==> flow/design.v <==
module mac #(
	parameter N = 16,  
	parameter Q = 12  
	)(
	input logic clk, sclr, ce,
	input logic [N-1:0] a_i, b_i, 
	input logic [N*2-1:0] c_i,
	output logic [N*2-1:0] r_o
	);
	always_ff @(posedge clk or posedge sclr) begin
		if (sclr) r_o <= 'd0;
		else if (ce) begin
				r_o <= (a_i * b_i + c_i);  
			end
	end
endmodule
module variable_shift_register #(parameter WIDTH = 8, parameter SIZE = 3)(
	input logic clk, rst, ce,
	input logic [WIDTH-1:0] data_i,
	output logic [WIDTH-1:0] data_o
	);
	logic [WIDTH-1:0] sh_r [SIZE-1:0];  
	generate 
	genvar i;
	for (i = 0; i < SIZE; i = i + 1) begin : for_loop
		always_ff @(posedge clk or posedge rst) begin
			if (rst) sh_r[i] <= 'd0; 
			else begin
				if (ce) begin
					if (i == 'd0) sh_r[i] <= data_i;
					else sh_r[i] <= sh_r[i - 1];
				end
			end
		end
	end : for_loop
	endgenerate
	assign data_o = sh_r[SIZE - 1];
endmodule
`timescale 1ns / 1ps
module convolver #(
	parameter n = 8'h0a,	 
	parameter k = 8'h03,  
	parameter s = 1,  
	parameter BL = 16,  
	parameter Q = 12  
	)(
	input logic clk,
	input logic rst,
	input logic ce,
	input logic [BL-1:0] activation,
	input logic [(k*k)*BL-1:0] weight1,
	output logic [31:0] conv_op,
	output logic valid_conv,
	output logic end_conv
	);
	logic [31:0] count1;  
	logic [31:0] count2;  
	logic [31:0] count3;  
	logic [31:0] row_count;  
	logic en1, en2, en3;  
	logic [BL-1:0] weight [0:k*k-1];
	generate
		genvar j;
		for (j = 0; j < k*k; j = j + 1) begin : for_loop
			assign weight[j][BL-1:0] = weight1[BL*j +: BL];
		end : for_loop
	endgenerate
	logic [BL*2-1:0] tmp [k*k+1:0];
	assign tmp[0] = 32'h00000000;
	generate
	genvar i;
	for (i = 0; i < k*k; i = i + 1) begin : for_loop1
		if ((i+1) % k == 0) begin 					 
			if (i == k*k - 1) begin 				 
				mac #(.N(BL), .Q(Q)) MAC0(
					.clk(clk),
					.sclr(rst),
					.ce(ce),
					.a_i(activation),
					.b_i(weight[i]),
					.c_i(tmp[i]),
					.r_o(conv_op)
				);
			end
			else begin
				logic [BL*2-1:0] tmp2;
				mac #(.N(BL), .Q(Q)) MAC1(
					.clk(clk),
					.sclr(rst),
					.ce(ce),
					.a_i(activation),
					.b_i(weight[i]),
					.c_i(tmp[i]),
					.r_o(tmp2)
				);
				variable_shift_register #(.WIDTH(BL*2), .SIZE(n-k)) SR(
					.clk(clk),
					.rst(rst),
					.ce(ce),
					.data_i(tmp2),
					.data_o(tmp[i+1])
					);
			end
		end
		else begin
			mac #(.N(BL), .Q(Q)) MAC2(
					.clk(clk),
					.sclr(rst),
					.ce(ce),
					.a_i(activation),
					.b_i(weight[i]),
					.c_i(tmp[i]),
					.r_o(tmp[i+1])
				);
		end
	end : for_loop1
	endgenerate
	always_ff @(posedge clk) begin
		if (rst) begin
			count1 <= 0;
			count2 <= 0;
			count3 <= 0;
			row_count <= 0;
			en1 <= 0;
			en2 <= 1;
			en3 <= 0;
		end
		else if (ce) begin
		if (ce) begin
			if (count1 == (k-1)*n + k - 1) begin  
				count1 <= count1 + 1'b1;
				en1 <= 1'b1;
			end
			else count1 <= count1 + 1'b1;
		end
		if (en1 && en2) begin
			if (count2 == n - k) begin
				count2 <= 0;
				en2 <= 0;
				row_count <= row_count + 1'b1;
			end
			else count2 <= count2 + 1'b1;
		end
		if(~en2) begin
			if(count3 == k-2) begin
				count3<=0;
				en2 <= 1'b1;
			end
		else
			count3 <= count3 + 1'b1;
		end
		if((((count2 + 1) % s == 0) && (row_count % s == 0))
			||(count3 == k-2)&&(row_count % s == 0)
			||(count1 == (k-1)*n+k-1))
		begin                                                                                                                        
			en3 <= 1;                                                                                                                             
		end
		else 
			en3 <= 0;
		end
	end
	assign end_conv = (count1>= n*n+2) ? 1'b1 : 1'b0;
	assign valid_conv = (en1&&en2&&en3);
endmodule
--- tool output ---
Step by step through the tools: convolver

Module convolver before and after one edit of its RTL, step after step.
Lines under "original" count in the file above, lines under "edited" in the edited file.
"difference": "edited" minus "original" as printed here. "rel. change": 100 x difference / "original".
Cell names lack the library's common part.
The mark -- stands for no value.

Top module: convolver
Clock input: clk
Standard-cell library: sky130hd
Corner: tt_025C_1v80

The edit

Unified diff, file above to edited file.
The edited RTL no longer does the same as the RTL above: the edit was made by script, with no optimisation intended.

```diff
@@ -48,5 +48,5 @@
 	input logic rst,
 	input logic ce,
-	input logic [BL-1:0] activation,
+	input logic [BL-1:0] activation_pad,
 	input logic [(k*k)*BL-1:0] weight1,
 	output logic [31:0] conv_op,
@@ -54,4 +54,6 @@
 	output logic end_conv
 	);
+	logic [BL-1:0] activation;
+	always_ff @(posedge clk) activation <= activation_pad;
 	logic [31:0] count1;  
 	logic [31:0] count2;  
```

Elaborated design

Source: Yosys, flattened and elaborated. Widths are those after wreduce. Registers that Yosys merges into a memory's read port (data or address) are not register bits. Print and check cells do not count. Equal cells are merged and count once.

Storage and ports:

| element                    | original | edited | difference | rel. change (%) |
| bits of input ports        | 163      | 163    | 0          | 0.00 |
| cells after elaboration    | 66       | 67     | +1         | +1.52 |
| output and inout port bits | 34       | 34     | 0          | 0.00 |
| register bits              | 835      | 851    | +16        | +1.92 |

Cells by class:

| element              | original | edited | difference | rel. change (%) |
| $lt $le $gt $ge      | 1        | 1      | 0          | 0.00 |
| equal/unequal tests  | 3        | 3      | 0          | 0.00 |
| bitwise logic cells  | 1        | 1      | 0          | 0.00 |
| reduce/logical cells | 5        | 5      | 0          | 0.00 |
| $mul                 | 9        | 9      | 0          | 0.00 |
| $add $sub $neg       | 11       | 11     | 0          | 0.00 |
| multiplexer cells    | 7        | 7      | 0          | 0.00 |

Operator kinds equal on both sides are left out: 12.

Logic depth

Yosys ltp: most cells in a row. Word level: on the elaborated netlist, between registers, memories and ports. Mapped: between sequential cells and ports; inverters and the memories' decode and read muxes count.

Depth:

| element                      | original | edited | difference | rel. change (%) |
| depth after elaboration      | 5        | 5      | 0          | 0.00 |
| ABC_AREA                     | 0        | 0      | --         | -- |
| mapped depth                 | 26       | 26     | 0          | 0.00 |
| depth with buffers taken out | 23       | 23     | 0          | 0.00 |

After synthesis

Source: synth_stat.txt of the flow (Yosys; design flattened, memories mapped). It holds for the ABC_AREA given above (unset counts as 0); a run with the other value may have another netlist.

Cells by type:

| type     | original | edited | difference | rel. change (%) |
| o21ai_0  | 191      | 250    | +59        | +30.89 |
| o21ai_1  | 63       | 4      | -59        | -93.65 |
| a31oi_1  | 54       | 26     | -28        | -51.85 |
| nand2_1  | 1487     | 1508   | +21        | +1.41 |
| dfxtp_1  | 99       | 115    | +16        | +16.16 |
| a21oi_1  | 257      | 272    | +15        | +5.84 |
| xor2_1   | 125      | 139    | +14        | +11.20 |
| nor3_1   | 47       | 35     | -12        | -25.53 |
| o31ai_1  | 9        | 21     | +12        | +133.33 |
| o21bai_1 | 38       | 27     | -11        | -28.95 |
| a211oi_1 | 38       | 28     | -10        | -26.32 |
| inv_1    | 2931     | 2940   | +9         | +0.31 |
| a211o_1  | 17       | 9      | -8         | -47.06 |
| nand3_1  | 79       | 72     | -7         | -8.86 |
| and3_1   | 40       | 47     | +7         | +17.50 |
| and4_1   | 19       | 12     | -7         | -36.84 |
| o22ai_1  | 9        | 16     | +7         | +77.78 |
| a31o_2   | 0        | 7      | +7         | -- |

Cell types equal on both sides are left out: 10.
Not every row of either side is listed.

Mapped netlist:

| element                        | original | edited   | difference | rel. change (%) |
| synthesis area (um^2)          | 115220.5 | 115221.8 | +1.3       | 0.00 |
| buffers                        | 550      | 548      | -2         | -0.36 |
| standard cells after synthesis | 12211    | 12192    | -19        | -0.16 |
| sequential area (um^2)         | 20399.6  | 20719.9  | +320.3     | +1.57 |
| flip-flop cells                | 835      | 851      | +16        | +1.92 |

By module: a second synthesis without flattening, with its own total; a netlist apart from the flattened one above.

Unflattened totals:

| element                                 | original | edited   | difference | rel. change (%) |
| cell total of the unflattened synthesis | 12842    | 12787    | -55        | -0.43 |
| area (unflattened synthesis) (um^2)     | 120850.9 | 121710.5 | +859.6     | +0.71 |

Rows give one instance, submodules left out.

By module, original:

| module                                     | sequential area (um^2) | cells | times used | area (um^2) |
| mac                                        | 800.8                  | 1261  | 9          | 10908.0 |
| variable_shift_register (WIDTH=32, SIZE=7) | 5605.4                 | 474   | 2          | 8976.1 |
| convolver                                  | 1981.9                 | 545   | 1          | 4727.0 |

By module, edited:

| module                                     | sequential area (um^2) | cells | times used | area (um^2) |
| mac                                        | 800.8                  | 1251  | 9          | 10961.8 |
| variable_shift_register (WIDTH=32, SIZE=7) | 5605.4                 | 474   | 2          | 8976.1 |
| convolver                                  | 2302.2                 | 580   | 1          | 5102.4 |

Worst setup path after synthesis

OpenSTA on the mapped netlist: ideal clock, no wires. The path of least setup slack (recovery checks aside). Input and output delay are each 20% of the period. Register names are those of the netlist, which keeps one name where synthesis merged equal registers.

Path post-synthesis:

| element                       | original          | edited            | difference | rel. change (%) |
| path kind                     | input to register | input to register | --         | -- |
| start                         | input port rst    | input port rst    | --         | -- |
| end                           | register en2      | register en2      | --         | -- |
| arrival (ps)                  | 17692             | 17692             | 0          | 0.00 |
| path delay (ps)               | 16935             | 16935             | 0          | 0.00 |
| buffers on the path           | 0                 | 0                 | 0          | -- |
| period (ps)                   | 8000              | 8000              | 0          | 0.00 |
| setup time (ps)               | 843               | 843               | 0          | -- |
| slack (ps)                    | -10536            | -10536            | 0          | -- |
| stages                        | 2                 | 2                 | 0          | 0.00 |
| synthesis period reached (ps) | 18536             | 18536             | 0          | 0.00 |

"path delay" is the arrival time less input delay plus setup time.
"stages" counts driving pins, that of a launching flip-flop among them; a cell with two outputs on the path counts twice.
"synthesis period reached" = period - worst setup slack (recovery checks aside). The figure is calculated, with input and output delays left at 20% of the set period.
At most two assigning lines are given for a register; there are more.

On the way, post-synthesis, original:
Cells stage by stage: inv_1 > o21ai_0
Cells in the longest elaborated chain: 0
Elaborated cells on any way between the ends: 0
Source lines of those cells: 0

Ends and longest elaborated chain, post-synthesis, original:

| element         | line | source |
| start, declared | 48   | `input logic rst,` |
| end, assigned   | 125  | `en2 <= 1;` |
| end, assigned   | 139  | `en2 <= 0;` |
| end, declared   | 60   | `logic en1, en2, en3;` |

On the way, post-synthesis, edited:
Cells stage by stage: inv_1 > o21ai_0
Cells in the longest elaborated chain: 0
Elaborated cells on any way between the ends: 0
Source lines of those cells: 0

Ends and longest elaborated chain, post-synthesis, edited:

| element         | line | source |
| start, declared | 48   | `input logic rst,` |
| end, assigned   | 127  | `en2 <= 1;` |
| end, assigned   | 141  | `en2 <= 0;` |
| end, declared   | 62   | `logic en1, en2, en3;` |

Timing after layout

From the final timing report of the runs of pair 1: the path of least setup slack in the routed layout; clock arrival at registers is part of the times.
The report prints the path's times to 10 ps; the period is as set.

Path after layout:

| element             | original                                   | edited                                             | difference | rel. change (%) |
| path kind           | input to register                          | input to register                                  | --         | -- |
| start               | input port activation[9]                   | input port weight1[130]                            | --         | -- |
| end                 | register for_loop1[3].genblk1.MAC2.r_o[27] | register for_loop1[8].genblk1.genblk1.MAC0.r_o[24] | --         | -- |
| stages              | 24                                         | 22                                                 | -2         | -8.33 |
| period (ps)         | 7650                                       | 7650                                               | 0          | 0.00 |
| setup time (ps)     | 140                                        | 110                                                | -30        | -- |
| slack (ps)          | 270                                        | 320                                                | +50        | -- |
| arrival (ps)        | 7920                                       | 7930                                               | +10        | +0.13 |
| buffers on the path | 5                                          | 2                                                  | -3         | -60.00 |

The rows between start and end are the longest chain of elaborated cells between them; the timing report does not say that the signal goes this way. Where chains are equally long, one stands for them.
Each line given opens the expression or statement behind the cell; cells for indexed reads and writes are added by Yosys, which also makes memories of some case tables.

On the way, after layout, original:
Cells stage by stage: buf_6 > buf_12 > buf_4 > buf_4 > and2_1 > fa_1 > fa_1 > fa_1 > fa_1 > fa_1 > inv_1 > fa_1 > inv_1 > ha_1 > a21o_1 > a21o_1 > a21oi_1 > or4b_1 > a211oi_1 > buf_4 > nor2_1 > a31oi_1 > xor2_1 > mux2i_1
Cells in the longest elaborated chain: 2
Elaborated cells on any way between the ends: 2
Source lines of those cells: 1
Classes of those cells: add/sub: 1; mul: 1

Ends and longest elaborated chain, after layout, original:

| element                                        | line | source |
| start, declared                                | 50   | `input logic [BL-1:0] activation,` |
| 16-bit by 16-bit multiplier with 32-bit output | 13   | `r_o <= (a_i * b_i + c_i);` |
| 32-bit adder                                   | 13   |  |
| end, assigned                                  | 11   | `if (sclr) r_o <= 'd0;` |
| end, assigned                                  | 13   |  |
| end, declared                                  | 8    | `output logic [N*2-1:0] r_o` |

On the way, after layout, edited:
Cells stage by stage: clkdlybuf4s50_1 > buf_4 > nand2_1 > fa_1 > fa_1 > fa_1 > inv_1 > fa_1 > fa_1 > inv_1 > fa_1 > inv_1 > ha_1 > and3_1 > a221oi_1 > o21ai_1 > o21ai_2 > o31ai_2 > or2_1 > a311o_1 > xor2_1 > mux2_2
Cells in the longest elaborated chain: 2
Elaborated cells on any way between the ends: 2
Source lines of those cells: 1
Classes of those cells: add/sub: 1; mul: 1

Ends and longest elaborated chain, after layout, edited:

| element                                        | line | source |
| start, declared                                | 51   | `input logic [(k*k)*BL-1:0] weight1,` |
| 16-bit by 16-bit multiplier with 32-bit output | 13   | `r_o <= (a_i * b_i + c_i);` |
| 32-bit adder                                   | 13   |  |
| end, assigned                                  | 11   | `if (sclr) r_o <= 'd0;` |
| end, assigned                                  | 13   |  |
| end, declared                                  | 8    | `output logic [N*2-1:0] r_o` |

Flow runs

Both versions went through the flow (Yosys, OpenROAD) with the same settings in each pair. Constraints: input delay and output delay 20% of the set period each, output load 0.01 pF.

Flow settings, pair 1:
CORE_UTILIZATION: 40
period_ns: 7.65
CAP_MARGIN: 20
CORE_MARGIN: 2
SLEW_MARGIN: 20

Measured results, pair 1:

| element                                       | original | edited   | difference | rel. change (%) |
| standard-cell area of the final layout (um^2) | 132915.0 | 131466.0 | -1449.0    | -1.09 |
| die footprint (um^2)                          | 292362.0 | 292362.0 | 0.0        | 0.00 |
| netlist area reported by Yosys (um^2)         | 115220.5 | 115221.8 | +1.3       | 0.00 |
| total negative slack (ps)                     | 0        | 0        | 0          | -- |
| worst setup slack after layout (ps)           | 271      | 322      | +51        | -- |
| worst hold slack (ps)                         | 441      | 469      | +28        | -- |
| period achieved (ps)                          | 7379     | 7328     | -51        | -0.69 |

Flow settings, pair 2:
CELL_PAD_IN_SITES_DETAIL_PLACEMENT: 1
CORE_ASPECT_RATIO: 1.53
CORE_MARGIN: 7
CORE_UTILIZATION: 55
CTS_CLUSTER_DIAMETER: 391
MAX_ROUTING_LAYER: met4
SETUP_SLACK_MARGIN: 2.11
TNS_END_PERCENT: 70
period_ns: 12.8
CAP_MARGIN: 20
SLEW_MARGIN: 20

Measured results, pair 2:

| element                                       | original | edited   | difference | rel. change (%) |
| standard-cell area of the final layout (um^2) | 122492.0 | 122531.0 | +39.0      | +0.03 |
| die footprint (um^2)                          | 222793.0 | 222795.0 | +2.0       | 0.00 |
| netlist area reported by Yosys (um^2)         | 115220.5 | 115221.8 | +1.3       | 0.00 |
| total negative slack (ps)                     | 0        | 0        | 0          | -- |
| worst setup slack after layout (ps)           | 3351     | 3754     | +403       | -- |
| worst hold slack (ps)                         | 472      | 473      | +1         | -- |
| period achieved (ps)                          | 9449     | 9046     | -403       | -4.27 |

"period achieved" = clock period - worst setup slack. The figure is calculated, with input and output delays left at 20% of the set period.
--- end ---
